==> flow/design.v <==
module alu(A, B, selector, R, flagZ, flagN, flagC);
    parameter BUS_SIZE = 32;
    input[BUS_SIZE - 1: 0] A;
    input[BUS_SIZE - 1: 0] B;
    input[2: 0] selector;
    output flagZ;
    output flagN;
    output reg flagC;
    output reg [BUS_SIZE - 1 : 0] R;
	always @(A, B, selector)
	begin
		flagC = 1'b0;
		if (selector == 3'b000)	
			{flagC, R} = A + B;
		else if (selector == 3'b001)
			R = A - B;
		else if (selector == 3'b010)
			R = A & B;
		else if (selector == 3'b011)
			R = A | B;
		else if (selector == 3'b100)
			R = A ^ B;
		else 
			R = {BUS_SIZE{1'b0}};
	end 
	assign flagZ = ~(|R);
	assign flagN = R[BUS_SIZE - 1];
endmodule
module extend_sign(dataIn, dataOut);
	parameter BUS_IN = 16;
	parameter BUS_SIZE = 32;
	input [BUS_IN - 1 : 0] dataIn;
	output [BUS_SIZE - 1 : 0] dataOut;
	assign dataOut = {{(BUS_SIZE - BUS_IN){dataIn[BUS_IN - 1]}}, dataIn};
endmodule 
module register(D, Q, enable, clk, rst);
	parameter BUS_SIZE = 32;
	input [BUS_SIZE - 1 : 0] D;
	input enable;
	input clk;
	input rst;
	output reg [BUS_SIZE - 1 : 0] Q;
	always @(posedge clk)
	begin
		if (rst)
			Q <= {BUS_SIZE{1'b0}};
		else if(enable)
			Q <= D;
	end
endmodule
module ports(
    input [2:0] portWrite,
    input valueWrite,
    input enWrite,
    output [7:0] valuePort,
    input clk,
    input rst
    );
	reg [7:0] enable;
	always @(portWrite, valueWrite)
	begin
		case(portWrite)
			3'd0:	enable = {{7{1'b0}}, 1'b1};
			3'd1:	enable = {{6{1'b0}}, 1'b1, {1{1'b0}}};
			3'd2:	enable = {{5{1'b0}}, 1'b1, {2{1'b0}}};
			3'd3:	enable = {{4{1'b0}}, 1'b1, {3{1'b0}}};
			3'd4:	enable = {{3{1'b0}}, 1'b1, {4{1'b0}}};
			3'd5:	enable = {{2{1'b0}}, 1'b1, {5{1'b0}}};
			3'd6:	enable = {{1{1'b0}}, 1'b1, {6{1'b0}}};
			3'd7:	enable = {1'b1, {7{1'b0}}};
		endcase 	
	end
	genvar i;
	generate
		for (i = 0; i < 8; i = i + 1)
		begin: GENERATE_REGISTERS_BLOCK
			register #(.BUS_SIZE(1)) regi (
				.D(valueWrite),
				.Q(valuePort[i]),
				.enable(enable[i] & enWrite),
				.clk(clk),
				.rst(rst)
			);
		end
	endgenerate
endmodule
module port_memory(dirSelect, enWrMemory, enWrPort, selectRead, inputPorts, valueWriteMem);
    input [7:0] dirSelect;
    output reg enWrMemory;
    output reg enWrPort;
    output reg selectRead;
    input [1:0] inputPorts;
    output reg [31:0] valueWriteMem;
    always @(*) begin
        selectRead = 1'b0;
        valueWriteMem = 32'b0;
        enWrMemory = 1'b0;
        enWrPort = 1'b0;
        if (dirSelect < 7'd8)
        begin
            enWrMemory = 1'b0;
            enWrPort = 1'b1;
        end else if (dirSelect == 7'd8 || dirSelect == 7'd9) begin
            selectRead = 1'b1;
            if (dirSelect == 7'd8) begin
                valueWriteMem = {{31'b0}, inputPorts[0]};              
            end else begin
                valueWriteMem = {{31'b0}, inputPorts[1]};
            end
        end else begin
            enWrMemory = 1'b1;
            enWrPort = 1'b0;
        end
    end
endmodule
module sram(outA, outB, clk, enWrite, writeData, dirWrite, dirA, dirB);
	parameter BUS_SIZE = 32;
	parameter DIR_SIZE_INTERNAL = 5;
	parameter MEM_SIZE = 32;
	input clk;
	input enWrite;
	input [BUS_SIZE - 1 : 0] writeData;
	input [DIR_SIZE_INTERNAL - 1 : 0] dirWrite;
	input [DIR_SIZE_INTERNAL - 1 : 0] dirA;
	input [DIR_SIZE_INTERNAL - 1 : 0] dirB;
	output [BUS_SIZE - 1 : 0] outA;
	output [BUS_SIZE - 1 : 0] outB;
	reg [BUS_SIZE - 1 : 0] MEM [0 : MEM_SIZE - 1];
	assign outA = (dirA == {DIR_SIZE_INTERNAL{1'b0}}) ? {BUS_SIZE{1'b0}} : MEM[dirA];
	assign outB = (dirB == {DIR_SIZE_INTERNAL{1'b0}}) ? {BUS_SIZE{1'b0}} : MEM[dirB];
	always @(posedge clk)
	begin
		if (enWrite)
			MEM[dirWrite] <= writeData;
	end	
endmodule 
module program_counter(clk, rst, enable, dirInBranch, dirInJump, dirSel, dirOut);
	parameter DIR_SIZE = 32;
	input clk;
	input rst;
	input enable;
	input [1 : 0] dirSel;
	input [DIR_SIZE - 1 : 0] dirInBranch;
	input [DIR_SIZE - 1 : 0] dirInJump;
	output reg [DIR_SIZE - 1 : 0] dirOut;
	wire [DIR_SIZE - 1 : 0] dirBranch_src, dirJump_src, dirNormal, dirOut_src;	
	reg [DIR_SIZE - 1 : 0] dirOut_A, dirOut_B, dirBranch, dirJump;
	assign dirOut_src = dirSel[0] == 1'b1 ? dirBranch : (dirSel[1] == 1'b1 ? dirJump_src : dirNormal);
	assign dirBranch_src = dirOut_B + dirInBranch;	
	assign dirJump_src = dirOut_B + dirInJump;
	assign dirNormal = dirOut + {{(DIR_SIZE - 1){1'b0}}, 1'b1};
	always @(posedge clk) begin
	   if (rst)
	       dirOut <= {DIR_SIZE{1'b0}};
	   else
	       dirOut <= dirOut_src;
	end	
	always @(posedge clk) begin
	   if (rst) begin
	       dirOut_A <= {DIR_SIZE{1'b0}};
	       dirOut_B <= {DIR_SIZE{1'b0}};
	       dirJump <= {DIR_SIZE{1'b0}};
	       dirBranch <= {DIR_SIZE{1'b0}};
	   end else begin
	       dirOut_A <= dirOut;
	       dirOut_B <= dirOut_A;
	       dirJump <= dirJump_src;
	       dirBranch <= dirBranch_src;
	   end
	end
endmodule 
module control_path(opCode, functionCode, MemaReg, enWrSram, ALUSelector, enWriteMemory, enablePC, fteALU, clk, rst, regDst, flagZ, dirSelPC);
	parameter BUS_SIZE = 32;
	parameter DIR_SIZE = 32;
	parameter OPC_SIZE = BUS_SIZE;
	input [6 - 1 : 0] opCode;
	input [6 - 1 : 0] functionCode;
	input clk;
	input rst;
	input flagZ;
	output reg MemaReg;
	output reg enWrSram;
	output reg [2 : 0] ALUSelector;
	output reg fteALU;
	output reg enWriteMemory;
	output reg enablePC;
	output reg regDst;
	output [1:0] dirSelPC;	
	reg branch_src;
	reg branch_A;
	reg branch_B;
	reg jump;
	reg regDst_src;
	reg [2 : 0] ALUSelector_src;
	reg fteALU_src;
	reg enWriteMemory_src; 
	reg enWriteMemory_A;
	reg MemaReg_src;
	reg MemaReg_A;
	reg MemaReg_B;
	reg enWrSram_src;
	reg enWrSram_A;
	reg enWrSram_B;
	always @(posedge clk) begin
	   if (rst) begin
	       regDst <= 1'b0;
	       ALUSelector <= 3'b000;
	       fteALU <= 1'b0;
	       branch_A <= 1'b0;
	       branch_B <= 1'b0;
	       enWriteMemory_A <= 1'b0;
	       enWriteMemory <= 1'b0;
	       MemaReg_A <= 1'b0;
	       MemaReg_B <= 1'b0;
	       MemaReg <= 1'b0;
	       enWrSram <= 1'b0;
	       enWrSram_A <= 1'b0;
	       enWrSram_B <= 1'b0;
	   end else begin
	       regDst <= regDst_src;
	       fteALU <= fteALU_src;
	       ALUSelector <= ALUSelector_src;
	       branch_A <= branch_src;
	       branch_B <= branch_A;
	       enWriteMemory_A <= enWriteMemory_src;
	       enWriteMemory <= enWriteMemory_A;
	       MemaReg_A <= MemaReg_src;
	       MemaReg_B <= MemaReg_A;
	       MemaReg <= MemaReg_B;
	       enWrSram_A <= enWrSram_src;
	       enWrSram_B <= enWrSram_A;
	       enWrSram <= enWrSram_B;
	   end
	end
	assign dirSelPC = {jump, branch_B & flagZ};
	always @(opCode, functionCode)
	begin
		MemaReg_src = 1'b0;
		enWrSram_src = 1'b0;
		ALUSelector_src = 3'b000;
		enWriteMemory_src = 1'b0;
		branch_src = 1'b0;
		jump = 1'b0;
		enablePC = 1'b1;
		fteALU_src = 1'b0;
		regDst_src = 1'b0;		
		if (opCode == 6'b0) begin
			regDst_src = 1'b1;
			case (functionCode)
				6'b100000: begin  
					ALUSelector_src = 3'b000;
                    enWrSram_src = 1'b1;
                end
				6'b100010: begin  
					ALUSelector_src = 3'b001;
                    enWrSram_src = 1'b1;
                end
				6'b100100: begin 
					ALUSelector_src = 3'b010;
                    enWrSram_src = 1'b1;
                end
				6'b100101: begin 
					ALUSelector_src = 3'b011;
                    enWrSram_src = 1'b1;
                end
				6'b100110: begin 
					ALUSelector_src = 3'b100;
                    enWrSram_src = 1'b1;
                end
				6'b000000: begin 
					ALUSelector_src = 3'b000;
			     end
				default: begin
					ALUSelector_src = 3'b000;
					enWrSram_src = 1'b0;
                end
			endcase
		end
		else begin
			case(opCode)
				6'b100011: begin  
					enWrSram_src = 1'b1;	
					fteALU_src = 1'b1;
					MemaReg_src = 1'b1;
				end
				6'b101011: begin  
					fteALU_src = 1'b1;
					enWriteMemory_src = 1'b1;
					regDst_src = 1'b0;
					MemaReg_src = 1'b0;
				end
				6'b000100: begin  
					branch_src = 1'b1;
					ALUSelector_src = 3'b001;
					regDst_src = 1'b0;	
					MemaReg_src = 1'b0;
				end
				6'b000010: begin  
					jump = 1'b1;
					regDst_src = 1'b0;
					fteALU_src = 1'b0;
					branch_src = 1'b0;	
					MemaReg_src = 1'b0;
					ALUSelector_src = 3'b000;
				end
				6'b001111: begin  
					regDst_src = 1'b0;
					fteALU_src = 1'b1;
					enWrSram_src = 1'b1;
				end
				6'b001000: begin  
				    fteALU_src = 1'b1;
					ALUSelector_src = 3'b000;
					enWrSram_src = 1'b1;
					regDst_src = 1'b0;
				end
				6'b001100: begin  
				    fteALU_src = 1'b1;
					ALUSelector_src = 3'b010;	
					enWrSram_src = 1'b1;
					regDst_src = 1'b0;
				end
				6'b001101: begin  
				    fteALU_src = 1'b1;
					ALUSelector_src = 3'b011;
					enWrSram_src = 1'b1;
					regDst_src = 1'b0; 
				end
				6'b001110: begin  
				    fteALU_src = 1'b1;
					ALUSelector_src = 3'b100;	
					enWrSram_src = 1'b1;
					regDst_src = 1'b0;
				end
				default: begin
					enWrSram_src = 1'b0;
					regDst_src = 1'b0;
					fteALU_src = 1'b0;
				end
			endcase
		end
	end
endmodule 
module data_path(opCode, MemaReg, enWrSram, ALUSelector, enablePC, fteALU, clk, rst, regDst, flagZ, dirSelPC, ALU_res_memory, outMemory_memory, DRB_reg_file_memory, imem_addr, imem_data);
	parameter BUS_SIZE = 32;
	parameter DIR_SIZE = BUS_SIZE;
	parameter OPC_SIZE = BUS_SIZE; 
	parameter DIR_SIZE_INTERNAL = 5;  
	input clk;
	input rst;
	input MemaReg;
	input enWrSram;
	input [2 : 0] ALUSelector;
	input enablePC;
	input fteALU;
	input regDst;
	output reg flagZ;
	input [1:0] dirSelPC;
	output [BUS_SIZE - 1 : 0] ALU_res_memory;
	input [BUS_SIZE - 1 : 0] outMemory_memory;
	output [BUS_SIZE - 1 : 0] DRB_reg_file_memory;	
	output [7 : 0] imem_addr;
	input [OPC_SIZE - 1 : 0] imem_data;
	output [OPC_SIZE - 1 : 0] opCode;
	wire [BUS_SIZE - 1 : 0] ALU_res;
	wire [BUS_SIZE - 1 : 0] DW_reg_file;	
	wire [BUS_SIZE - 1 : 0] ALU_inB;
	wire [BUS_SIZE - 1 : 0] extendedData6;
	wire [DIR_SIZE - 1 : 0] dirPC;
	wire [DIR_SIZE_INTERNAL - 1 : 0] dirWriteRF;
	wire flagN, flagC;
	reg [OPC_SIZE - 1 : 0] opCode_reg;
	wire [OPC_SIZE - 1 : 0] opCode_src;
	reg [BUS_SIZE - 1 : 0] DRA_reg_file_reg;
    reg [BUS_SIZE - 1 : 0] DRB_reg_file_reg;
    reg [BUS_SIZE - 1 : 0] DRB_B_reg_file_reg;
	wire [BUS_SIZE - 1 : 0] DRA_reg_file_src;
	wire [BUS_SIZE - 1 : 0] DRB_reg_file_src;
	wire [BUS_SIZE - 1 : 0] ALU_res_src;
	reg [BUS_SIZE - 1 : 0] ALU_res_reg;
	reg [BUS_SIZE - 1 : 0] ALU_B_res_reg;
	wire flagZ_src;
	wire [DIR_SIZE_INTERNAL - 1 : 0] RtE_src;
	reg [DIR_SIZE_INTERNAL - 1 : 0] RtE_reg;
	wire [DIR_SIZE_INTERNAL - 1 : 0] RdE_src;
	reg [DIR_SIZE_INTERNAL - 1 : 0] RdE_reg;
	wire [DIR_SIZE_INTERNAL - 1 : 0] dirWriteRF_src;
	reg [DIR_SIZE_INTERNAL - 1 : 0] dirWriteRFA_reg;
	reg [DIR_SIZE_INTERNAL - 1 : 0] dirWriteRFB_reg;
	reg [BUS_SIZE - 1 : 0] outMemory_reg;
	wire [BUS_SIZE - 1 : 0] extendedData16_src;
	reg [BUS_SIZE - 1 : 0] extendedData16_reg;
	assign RtE_src = opCode_reg[15 : 11];
	assign RdE_src = opCode_reg[20 : 16];
	assign opCode = opCode_reg;
	assign ALU_res_memory = ALU_res_reg;
	always @(posedge clk) begin
	   if (rst) begin
	       opCode_reg <= {OPC_SIZE{1'b0}};
	       DRA_reg_file_reg <= {BUS_SIZE{1'b0}};
	       DRB_reg_file_reg <= {BUS_SIZE{1'b0}};
	       DRB_B_reg_file_reg <= {BUS_SIZE{1'b0}};
	       ALU_res_reg <= {BUS_SIZE{1'b0}};
	       ALU_B_res_reg <= {BUS_SIZE{1'b0}};
	       RtE_reg <= {DIR_SIZE_INTERNAL{1'b0}};
	       RdE_reg <= {DIR_SIZE_INTERNAL{1'b0}};
	       dirWriteRFA_reg <= {DIR_SIZE_INTERNAL{1'b0}};
	       dirWriteRFB_reg <= {DIR_SIZE_INTERNAL{1'b0}};
	       outMemory_reg <= {BUS_SIZE{1'b0}};
	       extendedData16_reg <= {BUS_SIZE{1'b0}};
	       flagZ <= 1'b0;
	   end else begin
	       opCode_reg <= opCode_src;
	       DRA_reg_file_reg <= DRA_reg_file_src;
	       DRB_reg_file_reg <= DRB_reg_file_src;
	       DRB_B_reg_file_reg <= DRB_reg_file_reg; 
	       ALU_res_reg <= ALU_res_src;
	       ALU_B_res_reg <= ALU_res_reg;
	       RdE_reg <= RdE_src;
	       RtE_reg <= RtE_src;
	       dirWriteRFA_reg <= dirWriteRF_src;
	       dirWriteRFB_reg <= dirWriteRFA_reg;
	       outMemory_reg <= outMemory_memory;
	       flagZ <= flagZ_src;
	       extendedData16_reg <= extendedData16_src;
	   end	   
	end
	assign DW_reg_file = MemaReg ? outMemory_reg : ALU_B_res_reg;
	assign ALU_inB = fteALU ? extendedData16_reg : DRB_reg_file_reg;
	assign dirWriteRF_src = regDst ? RtE_reg : RdE_reg;
	assign DRB_reg_file_memory = DRB_B_reg_file_reg; 
	sram #(.BUS_SIZE(BUS_SIZE), .DIR_SIZE_INTERNAL(DIR_SIZE_INTERNAL)) RegFile (
		.outA(DRA_reg_file_src),
		.outB(DRB_reg_file_src),
		.clk(clk),
		.enWrite(enWrSram),
		.writeData(DW_reg_file),
		.dirWrite(dirWriteRFB_reg),  
		.dirA(opCode_reg[25 : 21]),  
		.dirB(opCode_reg[20 : 16])  
	);
	assign imem_addr = dirPC[7 : 0];
	assign opCode_src = imem_data;
	alu #(.BUS_SIZE(BUS_SIZE)) MyALU (
		.A(DRA_reg_file_reg),
		.B(ALU_inB),
		.selector(ALUSelector),
		.R(ALU_res_src),
		.flagZ(flagZ_src),
		.flagN(flagN),
		.flagC(flagC)
	);
	extend_sign #(.BUS_IN(16), .BUS_SIZE(BUS_SIZE)) ex_signal16(
		.dataIn(opCode_reg[15 : 0]),
		.dataOut(extendedData16_src)
	);
	extend_sign #(.BUS_IN(26), .BUS_SIZE(BUS_SIZE)) ex_signal6(
		.dataIn(opCode_reg[25 : 0]),
		.dataOut(extendedData6)
	);
	program_counter #(.DIR_SIZE(DIR_SIZE)) MyPC(
		.clk(clk),
		.rst(rst),
		.enable(enablePC),
		.dirInBranch(extendedData16_reg),
		.dirInJump(extendedData6),
		.dirSel(dirSelPC),
		.dirOut(dirPC)
	);
endmodule 
module microprocessor(clk, rst, outputPorts, inputPorts, imem_addr, imem_data, dmem_addr, dmem_we, dmem_wdata, dmem_rdata);
	parameter BUS_SIZE = 32;
	parameter DIR_SIZE = BUS_SIZE;
	parameter OPC_SIZE = BUS_SIZE; 
	parameter DIR_SIZE_INTERNAL = 5;  
	input clk;
	input rst;
	input [1:0] inputPorts;
	output [7:0] outputPorts;
	output [7:0] imem_addr;
	input [31:0] imem_data;
	output [7:0] dmem_addr;
	output dmem_we;
	output [31:0] dmem_wdata;
	input [31:0] dmem_rdata;
	wire MemaReg;
	wire rst_n;
	wire enWrSram;
	wire [2 : 0] ALUSelector;
	wire enWriteMemory;
	wire branch;
	wire jump;
	wire enablePC;
	wire fteALU;
	wire regDst;
	wire [OPC_SIZE - 1 : 0] opCode;
	wire flagZ;
	wire [1:0] dirSelPC;
	wire [BUS_SIZE - 1 : 0] outMemory;
	wire [BUS_SIZE - 1 : 0] DRB_reg_file;
	wire [BUS_SIZE - 1 : 0] ALU_res;	
	assign rst_n = rst;
	data_path #(.BUS_SIZE(BUS_SIZE), .DIR_SIZE(DIR_SIZE)) myData(
		.opCode(opCode),
		.MemaReg(MemaReg),
		.enWrSram(enWrSram),
		.ALUSelector(ALUSelector),
		.enablePC(enablePC),
		.fteALU(fteALU),
		.clk(clk),
		.rst(rst_n),
		.regDst(regDst),
		.dirSelPC(dirSelPC),
		.flagZ(flagZ),
		.ALU_res_memory(ALU_res),
		.outMemory_memory(outMemory),
		.DRB_reg_file_memory(DRB_reg_file),
		.imem_addr(imem_addr),
		.imem_data(imem_data)
	);
	control_path #(.BUS_SIZE(BUS_SIZE), .DIR_SIZE(DIR_SIZE)) myControl(
		.opCode(opCode[31:26]),
		.functionCode(opCode[5:0]),
		.MemaReg(MemaReg),
		.enWrSram(enWrSram),
		.ALUSelector(ALUSelector),
		.enWriteMemory(enWriteMemory),
		.fteALU(fteALU),
		.enablePC(enablePC),
		.clk(clk),
		.rst(rst_n),
		.regDst(regDst),
		.dirSelPC(dirSelPC),
		.flagZ(flagZ)	
	);
	wire [7:0] dirmemory;
	wire enablePortsController;
	wire enableMemoryController;
	wire selectReadMemory;
	wire [31:0] valueWriteMemAlt, memoryOut;
	assign dirmemory = ALU_res[7:0];
	assign dmem_addr = dirmemory;
	assign dmem_we = enWriteMemory & enableMemoryController;
	assign dmem_wdata = DRB_reg_file;
	assign memoryOut = dmem_rdata;
	assign outMemory = !selectReadMemory ? memoryOut : valueWriteMemAlt;
	port_memory cont_mem(
	   .dirSelect(dirmemory),
	   .enWrMemory(enableMemoryController),
	   .enWrPort(enablePortsController),
	   .selectRead(selectReadMemory),
	   .inputPorts(inputPorts),
	   .valueWriteMem(valueWriteMemAlt)
	);
	ports pt(
        .portWrite(dirmemory[2:0]),
        .valueWrite(DRB_reg_file[0]),
        .enWrite(enablePortsController & enWriteMemory),
        .valuePort(outputPorts),
        .clk(clk),
        .rst(rst_n)
	);
endmodule 
# == Tool chain data of microprocessor ==
# Module microprocessor before and after one edit of its RTL, step after step.
# "orig" refers to lines of the RTL above, "edited" to lines of the edited file.
# "diff": "edited" minus "orig" as printed here.
# Not given: --
# inputs
top,microprocessor
clk_port,clk
cell_library,sky130hd
corner,tt_025C_1v80

# == The edit ==
# Unified diff, file above to edited file.
# This change comes from a script, not from a designer. The edited design behaves differently; no optimisation was intended.
# begin of diff
@@ -442,4 +442,7 @@
 	assign imem_addr = dirPC[7 : 0];
 	assign opCode_src = imem_data;
+	wire flagN_p, flagN_n;
+	wire flagZ_src_p, flagZ_src_n;
+	wire flagC_p, flagC_n;
 	alu #(.BUS_SIZE(BUS_SIZE)) MyALU (
 		.A(DRA_reg_file_reg),
@@ -447,8 +450,13 @@
 		.selector(ALUSelector),
 		.R(ALU_res_src),
-		.flagZ(flagZ_src),
-		.flagN(flagN),
-		.flagC(flagC)
-	);
+		.flagZ(flagZ_src_p),
+		.flagN(flagN_p),
+		.flagC(flagC_p)
+	);
+	alu #(.BUS_SIZE(BUS_SIZE)) MyALU_twin (.A(DRA_reg_file_reg), .B(~ALU_inB), .selector(ALUSelector),
+	    .flagZ(flagZ_src_n), .flagN(flagN_n), .flagC(flagC_n));
+	assign flagN = flagN_p ^ flagN_n;
+	assign flagZ_src = flagZ_src_p ^ flagZ_src_n;
+	assign flagC = flagC_p ^ flagC_n;
 	extend_sign #(.BUS_IN(16), .BUS_SIZE(BUS_SIZE)) ex_signal16(
 		.dataIn(opCode_reg[15 : 0]),
# end of diff

# == After elaboration ==
# Yosys after proc, flatten, opt, wreduce and memory -nomap, before mapping. Print and check cells are not counted. Equal cells are merged and count once.
# Yosys's memory passes give these memory sizes; they may raise the number of words (mostly to a power of two), join words into wider ones and drop unused or constant bits.
# bits
element,orig,edited,diff
clocked_rd_ports_x_width,72,72,0
mem_bits_ro,64,64,0
regBits,348,348,0
memories,2,2,0
out_inout_bits,57,57,0
ramBits,1024,1024,0
in_bits,68,68,0
# classes
element,orig,edited,diff
reduce_logical,12,13,1
muxes,36,41,5
n_logic,15,21,6
n_cmp,1,1,0
addsub,5,7,2
n_eq,20,20,0
# mem_list
element,orig,edited
mem_shapes,myData.RegFile.MEM 32 x 32 bit 2R1W; 8 x 8 bit 1R0W,myData.RegFile.MEM 32 x 32 bit 2R1W; 8 x 8 bit 1R0W
# ops
operator,orig,edited,diff
32-bit 2-to-1 mux,13,18,5
32-bit adder,3,4,1
32-bit bitwise AND,1,2,1
1-bit NOT,1,2,1
32-bit OR,1,2,1
32-bit OR reduction,1,2,1
32-bit subtractor,1,2,1
32-bit bitwise XOR,1,2,1
32-bit NOT,0,1,1
1-bit bitwise XOR,0,1,1
# Unchanged operator kinds not shown: 23.

# == Depth ==
# Depth = most cells in a row (Yosys ltp): at word level without a register or memory, in the mapped netlist without a sequential cell, where the memories' decode and read muxes count.
# depth
element,orig,edited,diff
word_depth,9,11,2
ABC_AREA,0,0,--
mapped_depth,18,19,1

# == Netlist ==
# Source: synth_stat.txt of the flow (Yosys; design flattened, memories mapped). It holds for the ABC_AREA given above (unset counts as 0); a run with the other value may have another netlist.
# mapped
element,orig,edited,diff
stdcells,4717,5150,433
area_um2,63512.2,66558.8,3046.6
ff_cells,1345,1345,0
n_buf,345,372,27
seqArea_um2,37175.7,37175.7,0.0
# by_type
type,orig,edited,diff
sky130_fd_sc_hd__nand2_1,81,122,41
sky130_fd_sc_hd__xnor2_1,46,87,41
sky130_fd_sc_hd__ha_1,118,152,34
sky130_fd_sc_hd__a21oi_1,451,477,26
sky130_fd_sc_hd__nand4_1,8,30,22
sky130_fd_sc_hd__nor4_1,10,31,21
sky130_fd_sc_hd__o21ai_0,159,179,20
sky130_fd_sc_hd__nor2_1,316,334,18
sky130_fd_sc_hd__nand3_1,38,55,17
sky130_fd_sc_hd__buf_1,63,77,14
sky130_fd_sc_hd__o221ai_1,135,147,12
sky130_fd_sc_hd__nor3_1,93,105,12
sky130_fd_sc_hd__o211ai_1,21,33,12
sky130_fd_sc_hd__nor2b_1,146,155,9
sky130_fd_sc_hd__o31ai_1,11,20,9
sky130_fd_sc_hd__o21a_1,1,10,9
sky130_fd_sc_hd__buf_4,18,26,8
sky130_fd_sc_hd__mux2i_1,409,416,7
# Unchanged cell types not shown: 14.
# The list need not be complete.

# == Path before layout ==
# Path of least setup slack by OpenSTA after synthesis, without wires, with an ideal clock, recovery checks aside; 20% of the period is set as input and as output delay. Where synthesis merged equal registers, the netlist keeps one of their names.
# synth_timing
element,orig,edited,diff
kind,reg-to-reg,reg-to-reg,--
from,register myControl.fteALU,register myControl.fteALU,--
to,register myData.flagZ,register myData.flagZ,--
setup_time_ns,0.061,0.132,0.071
clock_period_ns,6.0,6.0,0.0
t_first_pin_ns,0.000,0.000,0.000
required_ns,5.939,5.868,-0.071
delay_ns,4.213,4.603,0.390
n_path_buf,2,2,0
setup_slack_ns,1.787,1.397,-0.390
t_arrival_ns,4.152,4.471,0.319
stages,17,17,0
synth_period_reached_ns,4.213,4.603,0.390
# "delay_ns" = arrival - input delay + setup time.
# "stages" counts driving pins, that of a launching flip-flop among them; a cell with two outputs on the path counts twice.
# "synth_period_reached_ns" = period - worst setup slack (recovery checks aside). The figure is calculated, with input and output delays left at 20% of the set period.
# The rows between start and end are the longest chain of elaborated cells between them; the timing report does not say that the signal goes this way. Where chains are equally long, one stands for them.
# A line is the first line of the expression or statement that the cell stems from. Yosys adds cells for indexed reads and writes and turns some case tables into memories.
# synth_between_orig
cell_sequence,sky130_fd_sc_hd__dfxtp_1 > sky130_fd_sc_hd__clkbuf_1 > sky130_fd_sc_hd__clkbuf_1 > sky130_fd_sc_hd__mux2i_1 > sky130_fd_sc_hd__inv_1 > sky130_fd_sc_hd__ha_1 > sky130_fd_sc_hd__fa_1 > sky130_fd_sc_hd__a21o_1 > sky130_fd_sc_hd__a221o_2 > sky130_fd_sc_hd__xor2_1 > sky130_fd_sc_hd__a221oi_2 > sky130_fd_sc_hd__nand4_1 > sky130_fd_sc_hd__a2111oi_4 > sky130_fd_sc_hd__nand4_1 > sky130_fd_sc_hd__nor4_1 > sky130_fd_sc_hd__and4_1 > sky130_fd_sc_hd__and4b_1
elab_chain_len,9
cells_between,13
lines_between,12
cone_classes,2 x add/sub; 6 x mux; 4 x logic; 1 x reduce/logical
# synth_lines_orig
element,line_no,text
start: declaration,184,output reg fteALU;
start: assignment,208,fteALU <= 1'b0;
start: assignment,221,fteALU <= fteALU_src;
32-bit 2-to-1 mux,429,assign ALU_inB = fteALU ? extendedData16_reg : DRB_reg_file_reg;
32-bit bitwise XOR,22,R = A ^ B;
32-bit 2-to-1 mux,21,else if (selector == 3'b100)
32-bit 2-to-1 mux,19,else if (selector == 3'b011)
32-bit 2-to-1 mux,17,else if (selector == 3'b010)
32-bit 2-to-1 mux,15,else if (selector == 3'b001)
32-bit 2-to-1 mux,13,if (selector == 3'b000)
32-bit OR reduction,26,assign flagZ = ~(|R);
1-bit NOT,26,
end: assignment,411,flagZ <= 1'b0;
end: assignment,424,flagZ <= flagZ_src;
end: declaration,357,output reg flagZ;
# synth_between_edited
cell_sequence,sky130_fd_sc_hd__dfxtp_1 > sky130_fd_sc_hd__clkbuf_1 > sky130_fd_sc_hd__clkbuf_1 > sky130_fd_sc_hd__mux2i_1 > sky130_fd_sc_hd__inv_1 > sky130_fd_sc_hd__fa_1 > sky130_fd_sc_hd__nor3_1 > sky130_fd_sc_hd__o31ai_2 > sky130_fd_sc_hd__nand3_1 > sky130_fd_sc_hd__a211oi_2 > sky130_fd_sc_hd__xnor2_1 > sky130_fd_sc_hd__a221oi_2 > sky130_fd_sc_hd__or4b_1 > sky130_fd_sc_hd__or4_4 > sky130_fd_sc_hd__nor4_4 > sky130_fd_sc_hd__a311o_1 > sky130_fd_sc_hd__a21oi_1
elab_chain_len,11
cells_between,27
lines_between,14
cone_classes,4 x add/sub; 11 x mux; 10 x logic; 2 x reduce/logical
# synth_lines_edited
element,line_no,text
start: declaration,184,output reg fteALU;
start: assignment,208,fteALU <= 1'b0;
start: assignment,221,fteALU <= fteALU_src;
32-bit 2-to-1 mux,429,assign ALU_inB = fteALU ? extendedData16_reg : DRB_reg_file_reg;
32-bit NOT,456,"alu #(.BUS_SIZE(BUS_SIZE)) MyALU_twin (.A(DRA_reg_file_reg), .B(~ALU_inB), .selector(ALUSelector),"
32-bit bitwise XOR,22,R = A ^ B;
32-bit 2-to-1 mux,21,else if (selector == 3'b100)
32-bit 2-to-1 mux,19,else if (selector == 3'b011)
32-bit 2-to-1 mux,17,else if (selector == 3'b010)
32-bit 2-to-1 mux,15,else if (selector == 3'b001)
32-bit 2-to-1 mux,13,if (selector == 3'b000)
32-bit OR reduction,26,assign flagZ = ~(|R);
1-bit NOT,26,
1-bit bitwise XOR,459,assign flagZ_src = flagZ_src_p ^ flagZ_src_n;
end: assignment,411,flagZ <= 1'b0;
end: assignment,424,flagZ <= flagZ_src;
end: declaration,357,output reg flagZ;

# == Worst path after layout ==
# Path of least setup slack in the final report of each run of pair 1 (OpenROAD, finished layout, wires in). Where an end is a register, its clock arrival counts in the times.
# layout_timing
element,orig,edited,diff
kind,reg-to-reg,reg-to-reg,--
from,register myControl.fteALU,register myControl.fteALU,--
to,register myData.flagZ,register myData.flagZ,--
setup_slack_ns,1.11,0.84,-0.27
t_first_pin_ns,0.77,0.81,0.04
n_path_buf,2,2,0
setup_time_ns,0.10,0.07,-0.03
t_arrival_ns,5.57,5.90,0.33
required_ns,6.68,6.75,0.07
clock_period_ns,6.0,6.0,0.0
stages,17,16,-1
# The rows between start and end are the longest chain of elaborated cells between them; the timing report does not say that the signal goes this way. Where chains are equally long, one stands for them.
# layout_between_orig
cell_sequence,sky130_fd_sc_hd__dfxtp_1 > sky130_fd_sc_hd__buf_4 > sky130_fd_sc_hd__and2_1 > sky130_fd_sc_hd__buf_4 > sky130_fd_sc_hd__a21oi_1 > sky130_fd_sc_hd__ha_1 > sky130_fd_sc_hd__nand2_1 > sky130_fd_sc_hd__nor4_1 > sky130_fd_sc_hd__o211ai_1 > sky130_fd_sc_hd__a31o_2 > sky130_fd_sc_hd__a21oi_1 > sky130_fd_sc_hd__a41oi_1 > sky130_fd_sc_hd__xnor2_1 > sky130_fd_sc_hd__nand2_1 > sky130_fd_sc_hd__and4_1 > sky130_fd_sc_hd__and4_1 > sky130_fd_sc_hd__and4b_1
elab_chain_len,9
cells_between,13
lines_between,12
cone_classes,2 x add/sub; 6 x mux; 4 x logic; 1 x reduce/logical
# layout_lines_orig
element,line_no,text
start: declaration,184,output reg fteALU;
start: assignment,208,fteALU <= 1'b0;
start: assignment,221,fteALU <= fteALU_src;
32-bit 2-to-1 mux,429,assign ALU_inB = fteALU ? extendedData16_reg : DRB_reg_file_reg;
32-bit bitwise XOR,22,R = A ^ B;
32-bit 2-to-1 mux,21,else if (selector == 3'b100)
32-bit 2-to-1 mux,19,else if (selector == 3'b011)
32-bit 2-to-1 mux,17,else if (selector == 3'b010)
32-bit 2-to-1 mux,15,else if (selector == 3'b001)
32-bit 2-to-1 mux,13,if (selector == 3'b000)
32-bit OR reduction,26,assign flagZ = ~(|R);
1-bit NOT,26,
end: assignment,411,flagZ <= 1'b0;
end: assignment,424,flagZ <= flagZ_src;
end: declaration,357,output reg flagZ;
# layout_between_edited
cell_sequence,sky130_fd_sc_hd__dfxtp_1 > sky130_fd_sc_hd__buf_4 > sky130_fd_sc_hd__mux2i_1 > sky130_fd_sc_hd__ha_1 > sky130_fd_sc_hd__buf_4 > sky130_fd_sc_hd__nand4_1 > sky130_fd_sc_hd__a21oi_1 > sky130_fd_sc_hd__nor2_1 > sky130_fd_sc_hd__xnor2_1 > sky130_fd_sc_hd__or4_1 > sky130_fd_sc_hd__nor4_1 > sky130_fd_sc_hd__a41oi_1 > sky130_fd_sc_hd__nor4_1 > sky130_fd_sc_hd__a31oi_1 > sky130_fd_sc_hd__a311o_1 > sky130_fd_sc_hd__a21oi_1
elab_chain_len,11
cells_between,27
lines_between,14
cone_classes,4 x add/sub; 11 x mux; 10 x logic; 2 x reduce/logical
# layout_lines_edited
element,line_no,text
start: declaration,184,output reg fteALU;
start: assignment,208,fteALU <= 1'b0;
start: assignment,221,fteALU <= fteALU_src;
32-bit 2-to-1 mux,429,assign ALU_inB = fteALU ? extendedData16_reg : DRB_reg_file_reg;
32-bit NOT,456,"alu #(.BUS_SIZE(BUS_SIZE)) MyALU_twin (.A(DRA_reg_file_reg), .B(~ALU_inB), .selector(ALUSelector),"
32-bit bitwise XOR,22,R = A ^ B;
32-bit 2-to-1 mux,21,else if (selector == 3'b100)
32-bit 2-to-1 mux,19,else if (selector == 3'b011)
32-bit 2-to-1 mux,17,else if (selector == 3'b010)
32-bit 2-to-1 mux,15,else if (selector == 3'b001)
32-bit 2-to-1 mux,13,if (selector == 3'b000)
32-bit OR reduction,26,assign flagZ = ~(|R);
1-bit NOT,26,
1-bit bitwise XOR,459,assign flagZ_src = flagZ_src_p ^ flagZ_src_n;
end: assignment,411,flagZ <= 1'b0;
end: assignment,424,flagZ <= flagZ_src;
end: declaration,357,output reg flagZ;

# == Layout results ==
# Both versions went through the flow (Yosys, OpenROAD) with the same settings in each pair. Constraints: input delay and output delay 20% of the set period each, output load 0.01 pF.
# settings_pair_1
CORE_UTILIZATION,40
period_ns,6.0
CAP_MARGIN,20
CORE_MARGIN,2
SLEW_MARGIN,20
# measured_pair_1
element,orig,edited,diff
final_setup_tns_ns,0.000,0.000,0.000
final_stdcell_area_um2,71803.9,75209.6,3405.7
period_less_ws_ns,4.889,5.156,0.267
die_area_um2,161982.0,169674.0,7692.0
synth_chip_area_um2,63512.2,66558.8,3046.6
totalPower_w,0.021472,0.022495,0.001023
final_hold_ws_ns,0.430,0.429,-0.001
setup_worst_slack_ns,1.111,0.844,-0.267
# settings_pair_2
CAP_MARGIN,30
CELL_PAD_IN_SITES_DETAIL_PLACEMENT,1
CORE_ASPECT_RATIO,0.96
CORE_MARGIN,8
CORE_UTILIZATION,26
CTS_CLUSTER_DIAMETER,270
GPL_ROUTABILITY_DRIVEN,1
MIN_ROUTING_LAYER,met1
PLACE_DENSITY_LB_ADDON,0.27
TNS_END_PERCENT,75
period_ns,3.99
SLEW_MARGIN,20
# measured_pair_2
element,orig,edited,diff
final_setup_tns_ns,0.000,-0.309,-0.309
final_stdcell_area_um2,76683.5,83488.8,6805.3
period_less_ws_ns,3.892,4.299,0.407
die_area_um2,260353.0,272445.0,12092.0
synth_chip_area_um2,63512.2,66558.8,3046.6
totalPower_w,0.034278,0.036034,0.001756
final_hold_ws_ns,0.436,0.433,-0.003
setup_worst_slack_ns,0.098,-0.309,-0.407
# "period_less_ws_ns" is the run's clock period less its worst setup slack. It is reckoned from that one timing run; input and output delays stay at 20% of the period that was set.
# "totalPower_w": no workload was simulated; the value follows from the tool's default switching activity.
